==> flow/design.v <==
module pe_fc(
		input clk,
		input rst_n,
		input signed [7:0] data_i,
		input signed [7:0] weight_i,
		input signed [15:0] bias_i,
		input en,
		input bias_en,
		input flush,
		output reg signed [31:0] data_o
);
reg signed [15:0] mul;
reg signed [15:0] add;    
always @(posedge clk or negedge rst_n) begin
	if (!rst_n)
		mul <= 0;
	else 
		mul <= data_i * weight_i;
end
always @(*) begin
	if (en)
		add = mul;
	else if (bias_en)
		add = bias_i;
	else
		add = 0;
end
always @(posedge clk or negedge rst_n) begin
	if (!rst_n)
		data_o <= 0;
	else if (flush)
		data_o <= mul;
	else 
		data_o <= data_o + add;
end
endmodule
module fc_top(
	input wire clk,
	input wire rst_n,
	input wire valid_i,
	input wire [9*8-1:0] data_in,
	input wire [9*8-1:0] weight1,
	input wire [9*8-1:0] weight2,
	input wire [31:0] bias,
	output reg valid_o,
	output reg [7:0] data1_o,
	output reg [7:0] data2_o
);
parameter M0 = 4'd11;  
parameter n = 15;  
reg [9*8-1:0] weight1_inst;
reg [9*8-1:0] weight2_inst;
reg [32-1:0]  bias_inst;
wire signed [7:0] input_div [8:0];
wire signed [7:0] weight1_div [8:0];
wire signed [7:0] weight2_div [8:0];
wire signed [15:0] bias1;
wire signed [15:0] bias2;
reg       fc_en;
reg [3:0] cnt;
reg [5:0] num_cnt;
reg pe_en;
reg bias_en;
reg flush;
reg signed [7:0] pe_data;
reg signed [7:0] pe_weight1;
reg signed [7:0] pe_weight2;
wire signed [31:0] data_o_1,data_o_2;
reg signed [35:0] data_big_1, data_big_2;
genvar input_allo;
generate for (input_allo=0; input_allo<9; input_allo=input_allo+1)
	begin: INPUT_ALLOCATION
		assign input_div[input_allo] = data_in[(input_allo+1)*8 -1-:8];	
	end
endgenerate
genvar weight_allo;
generate for (weight_allo=0; weight_allo<9; weight_allo=weight_allo+1)
	begin: WEIGHT_ALLOCATION
		assign weight1_div[weight_allo] = weight1_inst[(weight_allo+1)*8 -1-:8];	
		assign weight2_div[weight_allo] = weight2_inst[(weight_allo+1)*8 -1-:8];	
	end
endgenerate
assign bias1 = bias_inst[15:0];
assign bias2 = bias_inst[31:16];
always @(posedge clk or negedge rst_n) begin
	if (!rst_n)
		weight1_inst <= 0;
	else if (valid_i)
		weight1_inst <= weight1;
end
always @(posedge clk or negedge rst_n) begin
	if (!rst_n)
		weight2_inst <= 0;
	else if (valid_i)
		weight2_inst <= weight2;
end
always @(posedge clk or negedge rst_n) begin
	if (!rst_n)
		bias_inst <= 0;
	else if (valid_i)
		bias_inst <= bias;
end
always @(posedge clk or negedge rst_n) begin
	if (!rst_n)
		fc_en <= 1'b0;
	else if (valid_i)
		fc_en <= 1'b1;
	else if (cnt == 4'd11)
		fc_en <= 1'b0;
end
always @(posedge clk or negedge rst_n) begin
	if (!rst_n)
		cnt <= 0;
	else if (cnt == 4'd12)
		cnt <= 0;
	else if (valid_i | fc_en)
		cnt <= cnt + 1'b1;
end
always @(posedge clk or negedge rst_n) begin
	if (!rst_n)
		num_cnt <= 0;
	else if (num_cnt == 6'd32 && valid_i)
		num_cnt <= 6'd1;
	else if (valid_i)
		num_cnt <= num_cnt + 1'b1;
end
always @(posedge clk or negedge rst_n) begin
	if (!rst_n)
		pe_en <= 1'b0;
	else if ((cnt>= 5'd1) && (cnt<= 5'd9))
		pe_en <= 1'b1;
	else 
		pe_en <= 1'b0;
end
always @(posedge clk or negedge rst_n) begin
	if (!rst_n)
		bias_en <= 1'b0;
	else if ((cnt== 5'd10) && (num_cnt == 6'd1))
		bias_en <= 1'b1;
	else 
		bias_en <= 1'b0;
end
always @(posedge clk or negedge rst_n) begin
	if (!rst_n)
		flush <= 1'b0;
	else if ((cnt== 5'd1) && (num_cnt == 6'd1))
		flush <= 1'b1;
	else 
		flush <= 1'b0;
end
always @(*) begin
	if ((cnt>= 5'd1) && (cnt<= 5'd9))
		pe_data = input_div[cnt-1];
	else
		pe_data = 0;
end
always @(*) begin
	if ((cnt>= 5'd1) && (cnt<= 5'd9))
		pe_weight1 = weight1_div[cnt-1];
	else
		pe_weight1 = 0;
end
always @(*) begin
	if ((cnt>= 5'd1) && (cnt<= 5'd9))
		pe_weight2 = weight2_div[cnt-1];
	else
		pe_weight2 = 0;
end
pe_fc u_pe_fc1(
	.clk(clk),
	.rst_n(rst_n),
	.data_i(pe_data),
	.weight_i(pe_weight1),
	.bias_i(bias1),
	.en(pe_en),
	.bias_en(bias_en),
	.flush(flush),
	.data_o(data_o_1)
);
pe_fc u_pe_fc2(
	.clk(clk),
	.rst_n(rst_n),
	.data_i(pe_data),
	.weight_i(pe_weight2),
	.bias_i(bias2),
	.en(pe_en),
	.bias_en(bias_en),
	.flush(flush),
	.data_o(data_o_2)
);
always @(posedge clk or negedge rst_n) begin
	if (!rst_n)
		data_big_1 <= 0;
	else
		data_big_1 <= data_o_1 * $signed({1'b0, M0});
end
always @(posedge clk or negedge rst_n) begin
	if (!rst_n)
		data_big_2 <= 0;
	else
		data_big_2 <= data_o_2 * $signed({1'b0, M0});
end
always@(posedge clk or negedge rst_n) begin  
	if(!rst_n)
		data1_o <= 0;
	else if((cnt== 5'd12) && (num_cnt == 6'd32)) begin
		if (data_big_1[35])
			data1_o <= (&data_big_1[35:22])?data_big_1[22:15]:8'h80;
		else 
			data1_o <= data_big_1[35:22]?8'h7f:data_big_1[22:15];
	end
end
always@(posedge clk or negedge rst_n) begin  
	if(!rst_n)
		data2_o <= 0;
	else if((cnt== 5'd12) && (num_cnt == 6'd32)) begin
		if (data_big_2[35])
			data2_o <= (&data_big_2[35:22])?data_big_2[22:15]:8'h80;
		else 
			data2_o <= data_big_2[35:22]?8'h7f:data_big_2[22:15];
	end
end
always@(posedge clk or negedge rst_n) begin
	if(!rst_n)
		valid_o <= 1'b0;
	else if (valid_o)
		valid_o <= 1'b0;
	else if ((cnt== 5'd12) && (num_cnt == 6'd32))
		valid_o <= 1'b1;
end
endmodule 
Step by step through the tools: fc_top
Tool output for the design above, in the order of the flow.
Line numbers count from 1 in the design file above.
Library cell names are shortened.
{ "setup": {"design": "fc_top", "clock": "clk", "library": "sky130hd", "corner": "tt_025C_1v80"} }

Word level
Yosys after proc, flatten, opt, wreduce and memory -nomap, before mapping. Print and check cells are not counted. Equal cells are merged and count once.
{ "word_totals": {"reg_bits": 375, "out_inout_bits": 17} }
{ "classes": {"addsub": 5, "n_mul": 4, "compare": 2, "equal": 14, "muxes": 29, "logic": 1, "reduce_logical": 13} }
{ "ops": {"columns": ["cell", "n"], "rows": [
  ["32-bit by 5-bit multiplier with 36-bit output (second input constant)", 2],
  ["8-bit by 8-bit multiplier with 16-bit output", 2],
  ["8-bit case mux with 9-bit select", 3],
  ["8-bit two-way mux", 9],
  ["32-bit by 16-bit adder with 32-bit output", 2],
  ["32-bit two-way mux", 2],
  ["16-bit two-way mux", 4],
  ["14-bit AND reduction", 2],
  ["14-bit nonzero test", 2],
  ["4-bit by 3-bit equality test with 1-bit output (second input constant)", 4],
  ["4-bit equality test (second input constant)", 4],
  ["6-bit two-way mux", 2],
  ["4-bit by 1-bit equality test with 1-bit output (second input constant)", 2],
  ["4-bit by 2-bit equality test with 1-bit output (second input constant)", 2],
  ["4-bit two-way mux", 2],
  ["1-bit two-way mux", 7],
  ["2-bit nonzero test", 3],
  ["6-bit by 1-bit adder with 6-bit output (second input constant)", 1],
  ["6-bit by 1-bit equality test with 1-bit output (second input constant)", 1],
  ["6-bit equality test (second input constant)", 1],
  ["1-bit logical AND", 5],
  ["4-bit by 1-bit adder with 4-bit output (second input constant)", 1],
  ["4-bit by 1-bit subtractor with 4-bit output (second input constant)", 1],
  ["4-bit by 1-bit >= comparator with 1-bit output (second input constant)", 1],
  ["4-bit <= comparator (second input constant)", 1],
  ["4-bit zero test", 1],
  ["1-bit bitwise OR", 1]
]} }

Depth
Yosys ltp: most cells in a row. Word level: on the elaborated netlist, between registers, memories and ports. Mapped: between sequential cells and ports; inverters and the memories' decode and read muxes count.
{ "depth": {"word_depth": 5, "ABC_AREA": 0, "depth_mapped": 30} }

Synthesis result
The flow's flattened synthesis, as Yosys stat reports it; memories are mapped. The netlist is that of the ABC_AREA named above (0 if unset); the other value can give another one.
Totals and module areas in this step are rounded.
{ "mapped": {"stdcells": 2922, "synth_area_um2": 28110, "sequential_area_um2": 8633, "ff_cells": 345} }
{ "by_type": {"columns": ["cell_type", "n", "area_total_um2"], "rows": [
  ["dfrtp_1", 345, 8633.28],
  ["fa_1", 169, 3.38E+03],
  ["ha_1", 258, 3.23E+03],
  ["mux2_2", 187, 2105.77],
  ["inv_1", 487, 1.83E+03],
  ["xnor2_1", 95, 832.048],
  ["o21ai_0", 153, 765.734],
  ["a21oi_1", 126, 630.605],
  ["nand2_1", 150, 563.04],
  ["nor2_1", 143, 536.765],
  ["a21o_1", 61, 457.939],
  ["a22o_1", 49, 429.162],
  ["xor2_1", 37, 324.061],
  ["a22oi_1", 40, 300.288],
  ["clkbuf_1", 74, 277.766],
  ["nand3_1", 51, 255.245],
  ["a222oi_1", 24, 240.23],
  ["nand4_1", 35, 218.96]
]} }
Other cell types: 59; their cells: 438.
The figures by module come from a second, unflattened synthesis with its own total; it is not the netlist above.
{ "unflattened": {"cells_unflattened": 2831, "hier_area_um2": 27770} }
Each row is one instance without its submodules.
{ "modules": {"columns": ["mod", "instances", "cells", "area_um2"], "rows": [
  ["fc_top", 1, 1553, 16250],
  ["pe_fc", 2, 639, 5761]
]} }

Timing after synthesis
Path of least setup slack by OpenSTA after synthesis, without wires, with an ideal clock, recovery checks aside; 20% of the period is set as input and as output delay. Where synthesis merged equal registers, the netlist keeps one of their names.
{ "synth_timing": {"path_kind": "input port to flip-flop", "start": "input data_in[39]", "end": "register u_pe_fc1.mul[14]", "clock_period_ps": 8000, "input_delay_ps": 1600, "setup_ps": 116, "launch_ps": 1600, "arrival_time_ps": 6485, "t_required_ps": 7884, "path_slack_ps": 1400, "delay_ps": 5001, "driving_pins": 23, "n_path_buf": 1, "synth_period_reached_ps": 6600} }
"delay_ps" = arrival - input delay + setup time.
"driving_pins" counts driving pins, that of a launching flip-flop among them; a cell with two outputs on the path counts twice.
"synth_period_reached_ps" = period - worst setup slack (recovery checks aside). The figure is calculated, with input and output delays left at 20% of the set period.
Between the ends stands the longest chain of elaborated cells between them, by number of cells; it is not shown to be the way that was timed. Of several equally long chains one is given.
A line is the first line of the expression or statement that the cell stems from. Yosys adds cells for indexed reads and writes and turns some case tables into memories.
{ "synth_via": {"path_cell_list": "a222oi_1 > nand2_1 > a32oi_1 > nand4_1 > nand2_1 > clkbuf_1 > nor2_1 > fa_1 > inv_1 > fa_1 > inv_1 > fa_1 > inv_1 > fa_1 > inv_1 > ha_1 > o21ai_0 > a21boi_0 > o21ai_0 > a21boi_0 > o21ai_0 > nor2b_1 > o311ai_0", "elab_chain_len": 3, "cells_between": 3, "lines_between": 3, "cone_classes": "mul: 1; mux: 2"} }
{ "synth_rtl": {"columns": ["element", "line_no", "text"], "rows": [
  ["from (decl)", 41, "input wire [9*8-1:0] data_in,"],
  ["8-bit case mux with 9-bit select", 153, "pe_data = input_div[cnt-1];"],
  ["8-bit two-way mux", 152, "if ((cnt>= 5'd1) && (cnt<= 5'd9))"],
  ["8-bit by 8-bit multiplier with 16-bit output", 18, "mul <= data_i * weight_i;"],
  ["to (assign)", 16, "mul <= 0;"],
  ["to (assign)", 18, null],
  ["to (decl)", 12, "reg signed [15:0] mul;"]
]} }

Path in the finished layout
Path of least setup slack in the final report of run A (OpenROAD, finished layout, wires in). Where an end is a register, its clock arrival counts in the times.
The path's times are printed in steps of 10 ps; the period is the one set.
{ "layout_timing": {"path_kind": "flip-flop to flip-flop", "start": "register cnt[1]", "end": "register u_pe_fc2.mul[14]", "clock_period_ps": 4840, "setup_ps": 90, "launch_ps": 600, "arrival_time_ps": 6650, "t_required_ps": 5330, "path_slack_ps": -1320, "driving_pins": 30, "n_path_buf": 6} }
Between the ends stands the longest chain of elaborated cells between them, by number of cells; it is not shown to be the way that was timed. Of several equally long chains one is given.
At most two assigning lines are given for a register; there are more.
{ "layout_via": {"path_cell_list": "dfrtp_2 > buf_6 > or3_4 > a41oi_4 > buf_6 > buf_6 > nor2b_4 > buf_12 > buf_8 > a22o_1 > a221o_2 > o21ai_4 > buf_6 > nor2_2 > fa_1 > inv_1 > fa_1 > inv_2 > fa_1 > inv_1 > fa_1 > inv_2 > ha_4 > o21ai_4 > a21boi_2 > o21ai_2 > a21boi_2 > o21ai_2 > nor2b_4 > o211ai_1", "elab_chain_len": 5, "cells_between": 18, "cone_classes": "add/sub: 1; mul: 1; compare: 2; eq/ne: 8; mux: 4; reduce/logical: 2"} }
{ "layout_rtl": {"columns": ["element", "line_no", "text"], "rows": [
  ["from (decl)", 60, "reg [3:0] cnt;"],
  ["from (assign)", 113, "cnt <= 0;"],
  ["from (assign)", 117, "cnt <= cnt + 1'b1;"],
  ["4-bit by 1-bit subtractor with 4-bit output", 153, "pe_data = input_div[cnt-1];"],
  ["4-bit equality test", 153, null],
  ["8-bit case mux with 9-bit select", 153, null],
  ["8-bit two-way mux", 152, "if ((cnt>= 5'd1) && (cnt<= 5'd9))"],
  ["8-bit by 8-bit multiplier with 16-bit output", 18, "mul <= data_i * weight_i;"],
  ["to (assign)", 16, "mul <= 0;"],
  ["to (assign)", 18, null],
  ["to (decl)", 12, "reg signed [15:0] mul;"]
]} }

Settings and measured results of 3 stored flow runs for module fc_top (sky130hd), not sorted in any way. The constraints put input and output delay at 20% of the set period each and load the outputs with 0.01 pF.
"period achieved" means the clock period less the worst setup slack. The figure is calculated, with input and output delays left at 20% of the set period.
"allowed time less slack (worst setup path)" = time allowed to the worst setup path (clock period - input delay - output delay, where it has them) - its slack; a late launch clock adds to it, a late capture clock takes from it.
"allowed time less slack (worst setup path)" is given in steps of 10 ps.
Measured values are rounded.

==> run A: settings <==
{ "ABC_AREA": 0, "CAP_MARGIN": 30, "CORE_ASPECT_RATIO": 1.81, "CORE_UTILIZATION": 18, "CTS_CLUSTER_SIZE": 26, "GPL_TIMING_DRIVEN": 1, "MAX_ROUTING_LAYER": "met5", "MIN_ROUTING_LAYER": "met1", "PLACE_DENSITY_LB_ADDON": 0.16, "SLEW_MARGIN": 35, "period_ns": 4.84, "CORE_MARGIN": 2 }
==> run A: results <==
worst setup slack after layout: -1319 ps
synthesis area: 28110 µm²
standard-cell area after layout: 38290 µm²
total negative slack: -21060 ps
utilization in the final report: 24.6%
area inside the die boundary: 159500 µm²
period achieved: 6159 ps
allowed time less slack (worst setup path): 6160 ps
worst path kind: flip-flop to flip-flop

==> run B: settings <==
{ "CORE_UTILIZATION": 40, "PLACE_DENSITY": 0.6, "period_ns": 6.27, "CAP_MARGIN": 20, "CORE_MARGIN": 2, "SLEW_MARGIN": 20 }
==> run B: results <==
total negative slack: 0 ps
period achieved: 6211 ps
allowed time less slack (worst setup path): 6210 ps
worst path kind: flip-flop to flip-flop
standard-cell area after layout: 35960 µm²
utilization in the final report: 51.5%
area inside the die boundary: 72420 µm²
worst setup slack after layout: 59 ps
synthesis area: 28110 µm²

==> run C: settings <==
{ "CAP_MARGIN": 25, "CORE_ASPECT_RATIO": 1.56, "CORE_UTILIZATION": 26, "PLACE_DENSITY": 0.66, "SETUP_SLACK_MARGIN": 1.8, "SLEW_MARGIN": 20, "TNS_END_PERCENT": 35, "period_ns": 6.64, "CORE_MARGIN": 2 }
==> run C: results <==
worst setup slack after layout: 582 ps
utilization in the final report: 34.3%
period achieved: 6058 ps
allowed time less slack (worst setup path): 6060 ps
worst path kind: flip-flop to flip-flop
standard-cell area after layout: 36740 µm²
synthesis area: 28110 µm²
area inside the die boundary: 110800 µm²
total negative slack: 0 ps
